==> flow/design.v <==
module incline_sat(
    input [12:0] incline,
    output [9:0] incline_sat
);
assign incline_sat = (~incline[12] && |incline[12:9]) ? 10'h1FF : 
                    (incline[12] && ~(&incline[12:9])) ? 10'h200 : incline[9:0];
endmodule
module desiredDrive(
    input [11:0] avg_torque,
    input [4:0] cadence,
    input not_pedaling,
    input [12:0] incline,
    input [2:0] scale,
    output [11:0] target_curr
);
localparam TORQUE_MIN = 12'h380;
localparam TOO_SMALL = 5'h05;
logic [9:0] inc_sat;
incline_sat i1( .incline(incline), .incline_sat(inc_sat));
logic [10:0] incline_factor;
assign incline_factor = {inc_sat[9], inc_sat[9:0]} + 11'd256;
logic [8:0] incline_factor_limit;
assign incline_factor_limit = (incline_factor[10] == 1'b1) ? 9'h000 : (incline_factor[9]) ? 9'h1FF : incline_factor[8:0];
logic [5:0] cadence_factor;
assign cadence_factor = (|cadence[4:1]) ? ({1'b0, cadence} + 6'd32) : 6'h00;
logic [12:0]torque_off;
assign torque_off = {1'b0, avg_torque} - {1'b0, TORQUE_MIN};
logic [12:0] torque_pos;
assign torque_pos = (torque_off[12] == 1'b1) ? 12'h000 : torque_off[11:0];
logic [30:0]assist_prod;
assign assist_prod = not_pedaling ? 30'h00000000 : (torque_pos * incline_factor_limit * cadence_factor * scale);
assign target_curr = (|assist_prod[29:27]) ? 12'hFFF : assist_prod[26:15];
endmodule
module desiredDrive_reg(
    input clk, rst_n,
    input [11:0] avg_torque,
    input [4:0] cadence,
    input not_pedaling,
    input [12:0] incline,
    input [2:0] scale,
    output logic [11:0] target_curr
);
logic [11:0] avg_torque_r;
logic [4:0] cadence_r;
logic not_pedaling_r;
logic [12:0] incline_r;
logic [2:0] scale_r;
logic [11:0] target_curr_nxt;
always_ff @(posedge clk, negedge rst_n) begin
    if (!rst_n) begin
        avg_torque_r <= 12'h000;
        cadence_r <= 5'h00;
        not_pedaling_r <= 1'b0;
        incline_r <= 13'h0000;
        scale_r <= 3'h0;
    end
    else begin
        avg_torque_r <= avg_torque;
        cadence_r <= cadence;
        not_pedaling_r <= not_pedaling;
        incline_r <= incline;
        scale_r <= scale;
    end
end
desiredDrive iDD(.avg_torque(avg_torque_r), .cadence(cadence_r), .not_pedaling(not_pedaling_r),
                 .incline(incline_r), .scale(scale_r), .target_curr(target_curr_nxt));
always_ff @(posedge clk, negedge rst_n) begin
    if (!rst_n)
        target_curr <= 12'h000;
    else
        target_curr <= target_curr_nxt;
end
endmodule
# --- Reports on desiredDrive_reg ---
# The steps from the RTL of desiredDrive_reg to its reports follow in flow order.
# Line numbers count from 1 in the design file above.
# Operators carry their Yosys type and port widths (W data, S select, Z words).
# Library cell names are shortened.
setup:
  top_module: "desiredDrive_reg"
  clock_port: "clk"
  cell_library: "sky130hd"
  pvt_corner: "tt_025C_1v80"

# --- Word-level counts ---
# Yosys after proc, flatten, opt, wreduce and memory -nomap, before mapping. Enables and synchronous resets that opt folds into registers are not counted as muxes. Memory bits, and registers merged into a memory's read port (data or address), are not among the register bits. Print and check cells are not counted. Equal cells are merged and count once.
bits:
  ff_bits: 46
  elab_cells: 28
  input_bits: 36
  output_inout_bits: 12
op_classes:
  mux: 8
  reduce_and_logical: 6
  n_logic: 2
  addsub: 3
  multipliers: 3
op_table:
  columns: ["cell", "count"]
  rows:
  - ["$mul A12 B9 Y21", 1]
  - ["$mul A31 B6 Y31", 1]
  - ["$mul A31 B3 Y30", 1]
  - ["$mux W30", 1]
  - ["$mux W12", 2]
  - ["$mux W10", 2]
  - ["$mux W9", 2]
  - ["$sub A12 B10 Y13 const B", 1]
  - ["$add A10 B10 Y11 const B", 1]
  - ["$reduce_or A4 Y1", 2]
  - ["$add A5 B6 Y6 const B", 1]
  - ["$mux W6", 1]
  - ["$reduce_and A4 Y1", 1]
  - ["$reduce_or A3 Y1", 1]
  - ["$logic_and A1 B1 Y1", 2]
  - ["$not A1 Y1", 2]

# --- Longest topological paths ---
# Longest topological path by Yosys (ltp), each cell counted once; first at word level (registers and memories cut), then after technology mapping (sequential cells cut; the memories' decode and read muxes count).
depth:
  ltp_word: 14
  ABC_AREA: 1
  ltp_mapped: 63
  ltp_nobuf: 62

# --- Mapped cells and area ---
# Yosys stat after the flow's synthesis: flattened, memories mapped to cells. It holds for the ABC_AREA given above (unset counts as 0); a run with the other value may have another netlist.
# The area totals of this step are shown rounded.
types:
  columns: ["cell_type", "count", "type_area_um2"]
  rows:
  - ["fa_1", 174, 3.48E+03]
  - ["ha_1", 109, 1.36E+03]
  - ["nand2_1", 326, 1.22E+03]
  - ["inv_1", 318, 1.19E+03]
  - ["dfrtp_1", 46, 1.15E+03]
  - ["nor2_1", 195, 731.952]
  - ["a21oi_1", 81, 405.389]
  - ["nand3_1", 54, 270.259]
  - ["o21ai_0", 35, 175.168]
  - ["xor2_1", 17, 148.893]
  - ["xnor2_1", 16, 140.134]
  - ["a21o_1", 13, 97.594]
  - ["nand2_2", 15, 93.84]
  - ["or2_2", 15, 93.84]
  - ["clkbuf_1", 19, 71.318]
  - ["nor3_1", 12, 60.058]
  - ["nand3b_1", 7, 52.55]
  - ["nand4_1", 8, 50.048]
# Not listed: further types 24, cells in them 54.
mapped:
  cell_count: 1514
  mapped_area_mm2: 0.0112
  ffs: 46
  seqArea_mm2: 0.00115
  buf_cells: 22

# --- Worst setup path after synthesis ---
# Path of least setup slack by OpenSTA after synthesis, without wires, with an ideal clock, recovery checks aside; 20% of the period is set as input and as output delay. Where synthesis merged equal registers, the netlist keeps one of their names.
synth_timing:
  path_type: "register to register"
  from: "register incline_r[9]"
  to: "register (no name shown)"
  t_required_ps: 12879
  period_ps: 13000
  path_delay_ps: 10867
  launch_ps: 0
  driving_pins: 58
  path_buffers: 1
  setup_ps: 121
  setup_slack_ps: 2133
  arrival_time_ps: 10746
  period_less_setup_slack_ps: 10867
# "path_delay_ps" is the arrival time less input delay plus setup time.
# "driving_pins" counts driving pins, that of a launching flip-flop among them; a cell with two outputs on the path counts twice.
# "period_less_setup_slack_ps" = period - worst setup slack (recovery checks aside). The figure is calculated, with input and output delays left at 20% of the set period.
# Between the ends stands the longest chain of elaborated cells between them, by number of cells; it is not shown to be the way that was timed. Of several equally long chains one is given.
# A line is the first line of the expression or statement that the cell stems from. Yosys adds cells for indexed reads and writes and turns some case tables into memories.
synth_via:
  cell_sequence: "dfrtp_1 nor2_1 nand2_1 nand2_1 inv_1 o21ai_0 inv_1 ha_1 nor2_1 a21oi_1 nand2_1 fa_1 inv_1 fa_1 inv_1 fa_1 fa_1 inv_1 (+22 left out) xor2_1 or2_2 fa_1 inv_1 ha_1 nand2_1 nor2_1 inv_1 nor2_1 nor4_1 nand2_1 nand2_1 nand2_1 nor2_1 nand2_1 nand2_2 buf_8 nand2_2"
  elab_chain_cells: 14
  cells_between: 16
  cone_lines: 6
  classes_between: "add/sub (1); mul (3); mux (6); logic (1); reduce/logical (5)"
synth_lines:
  columns: ["item", "line_no", "rtl"]
  rows:
  - ["start, declared", 46, "logic [12:0] incline_r;"]
  - ["start, assigned", 54, "incline_r <= 13'h0000;"]
  - ["start, assigned", 61, "incline_r <= incline;"]
  - ["$reduce_and A4 Y1", 6, "(incline[12] && ~(&incline[12:9])) ? 10'h200 : incline[9:0];"]
  - ["$not A1 Y1", 6, null]
  - ["$logic_and A1 B1 Y1", 6, null]
  - ["$mux W10", 6, null]
  - ["$mux W10", 5, "assign incline_sat = (~incline[12] && |incline[12:9]) ? 10'h1FF :"]
  - ["$add A10 B10 Y11", 21, "assign incline_factor = {inc_sat[9], inc_sat[9:0]} + 11'd256;"]
  - ["$mux W9 (2 in a row)", 23, "assign incline_factor_limit = (incline_factor[10] == 1'b1) ? 9'h000 : (incline_factor[9]) ? 9'h1FF : incline_f ..."]
  - ["$mul A12 B9 Y21", 31, "assign assist_prod = not_pedaling ? 30'h00000000 : (torque_pos * incline_factor_limit * cadence_factor * scale ..."]
  - ["$mul A31 B6 Y31", 31, null]
  - ["$mul A31 B3 Y30", 31, null]
  - ["$mux W30", 31, null]
  - ["$reduce_or A3 Y1", 32, null]
  - ["$mux W12", 32, null]
  - ["end, assigned", 69, null]
  - ["end, assigned", 71, null]
  - ["end, declared", 41, null]

# --- Timing after layout ---
# Path of least setup slack in the final report of job 1 (OpenROAD, finished layout, wires in). Where an end is a register, its clock arrival counts in the times.
# The path's times are printed in steps of 10 ps; the period is the one set.
layout_timing:
  path_type: "register to register"
  from: "register incline_r[9]"
  to: "register (no name shown)"
  path_buffers: 8
  setup_ps: 120
  launch_ps: 310
  arrival_time_ps: 11140
  setup_slack_ps: -50
  driving_pins: 64
  period_ps: 10900
  t_required_ps: 11090
# Between the ends stands the longest chain of elaborated cells between them, by number of cells; it is not shown to be the way that was timed. Of several equally long chains one is given.
layout_via:
  cell_sequence: "dfrtp_1 nor2_1 nand2_1 nand2_2 inv_2 o21ai_4 inv_2 ha_4 nor2_4 buf_12 a21oi_4 buf_4 buf_4 nand2_1 fa_2 fa_1 inv_1 fa_1 (+28 left out) nand3_2 or2_2 nand3_1 fa_1 inv_1 ha_4 buf_4 a21oi_2 o31ai_4 a211oi_2 nand2_1 nand2_1 nand2_1 nor2_1 nand2_1 nand2_2 buf_8 nand2_2"
  elab_chain_cells: 14
  cells_between: 16
  cone_lines: 6
  classes_between: "add/sub (1); mul (3); mux (6); logic (1); reduce/logical (5)"
layout_lines:
  columns: ["item", "line_no", "rtl"]
  rows:
  - ["start, declared", 46, "logic [12:0] incline_r;"]
  - ["start, assigned", 54, "incline_r <= 13'h0000;"]
  - ["start, assigned", 61, "incline_r <= incline;"]
  - ["$reduce_and A4 Y1", 6, "(incline[12] && ~(&incline[12:9])) ? 10'h200 : incline[9:0];"]
  - ["$not A1 Y1", 6, null]
  - ["$logic_and A1 B1 Y1", 6, null]
  - ["$mux W10", 6, null]
  - ["$mux W10", 5, "assign incline_sat = (~incline[12] && |incline[12:9]) ? 10'h1FF :"]
  - ["$add A10 B10 Y11", 21, "assign incline_factor = {inc_sat[9], inc_sat[9:0]} + 11'd256;"]
  - ["$mux W9 (2 in a row)", 23, "assign incline_factor_limit = (incline_factor[10] == 1'b1) ? 9'h000 : (incline_factor[9]) ? 9'h1FF : incline_f ..."]
  - ["$mul A12 B9 Y21", 31, "assign assist_prod = not_pedaling ? 30'h00000000 : (torque_pos * incline_factor_limit * cadence_factor * scale ..."]
  - ["$mul A31 B6 Y31", 31, null]
  - ["$mul A31 B3 Y30", 31, null]
  - ["$mux W30", 31, null]
  - ["$reduce_or A3 Y1", 32, null]
  - ["$mux W12", 32, null]
  - ["end, assigned", 69, null]
  - ["end, assigned", 71, null]
  - ["end, declared", 41, null]

Module desiredDrive_reg, platform sky130hd: 2 stored runs of the flow (Yosys, OpenROAD) with differing settings, in no particular order. Input and output delays are each 20% of the period that was set; the output load is 0.01 pF.
The measured numbers are rounded.

--- job 1 ---
==> flow/run.sh <==
#!/bin/bash
# the make line also repeats the synthesis and layout settings of config.mk as NAME=value (left out here)
make -C /OpenROAD-flow-scripts/flow DESIGN_CONFIG=/design/flow/config.mk WORK_HOME=/design/flow/orfs CLKGATE_MAP_FILE= finish
==> flow/config.mk <==
export PLATFORM = sky130hd
export DESIGN_NAME = desiredDrive_reg
export DESIGN_NICKNAME = desiredDrive_reg
export VERILOG_FILES = /design/flow/design.v
export SDC_FILE = /design/flow/constraint.sdc
export NUM_CORES = 4
export LEC_CHECK = 0
export ABC_AREA = 1
export CAP_MARGIN = 20
export CELL_PAD_IN_SITES_DETAIL_PLACEMENT = 0
export CORE_MARGIN = 2
export CORE_UTILIZATION = 27
export CTS_CLUSTER_SIZE = 53
export HOLD_SLACK_MARGIN = 0.2
export MIN_ROUTING_LAYER = met2
export PLACE_DENSITY_LB_ADDON = 0.04
export SETUP_SLACK_MARGIN = -0.08
export SLEW_MARGIN = 35
==> flow/constraint.sdc <==
create_clock -name core_clock -period 10.9 [get_ports {clk}]
set_input_delay 2.1800 -clock core_clock [delete_from_list [all_inputs] [get_ports {clk}]]
set_output_delay 2.1800 -clock core_clock [all_outputs]
set_load 0.01 [all_outputs]

==> results, as YAML <==
results:
  synthArea_mm2: 0.0112
  die_footprint_mm2: 0.0432
  stdcell_area_mm2: 0.0162
  post_route_util_pct: 39.6
  fin_ws_ps: -49
  final_setup_tns_ps: -452
  fin_hold_ws_ps: 660

--- job 2 ---
==> flow/run.sh <==
#!/bin/bash
# the make line also repeats the synthesis and layout settings of config.mk as NAME=value (left out here)
make -C /OpenROAD-flow-scripts/flow DESIGN_CONFIG=/design/flow/config.mk WORK_HOME=/design/flow/orfs CLKGATE_MAP_FILE= finish
==> flow/config.mk <==
export PLATFORM = sky130hd
export DESIGN_NAME = desiredDrive_reg
export DESIGN_NICKNAME = desiredDrive_reg
export VERILOG_FILES = /design/flow/design.v
export SDC_FILE = /design/flow/constraint.sdc
export NUM_CORES = 4
export LEC_CHECK = 0
export CAP_MARGIN = 20
export CORE_MARGIN = 2
export CORE_UTILIZATION = 40
export SETUP_SLACK_MARGIN = 3.35
export SLEW_MARGIN = 20
==> flow/constraint.sdc <==
create_clock -name core_clock -period 12.3 [get_ports {clk}]
set_input_delay 2.4600 -clock core_clock [delete_from_list [all_inputs] [get_ports {clk}]]
set_output_delay 2.4600 -clock core_clock [all_outputs]
set_load 0.01 [all_outputs]

==> results, as YAML <==
results:
  synthArea_mm2: 0.0111
  die_footprint_mm2: 0.0291
  stdcell_area_mm2: 0.0133
  post_route_util_pct: 49.1
  fin_ws_ps: 759
  final_setup_tns_ps: 0
  fin_hold_ws_ps: 799
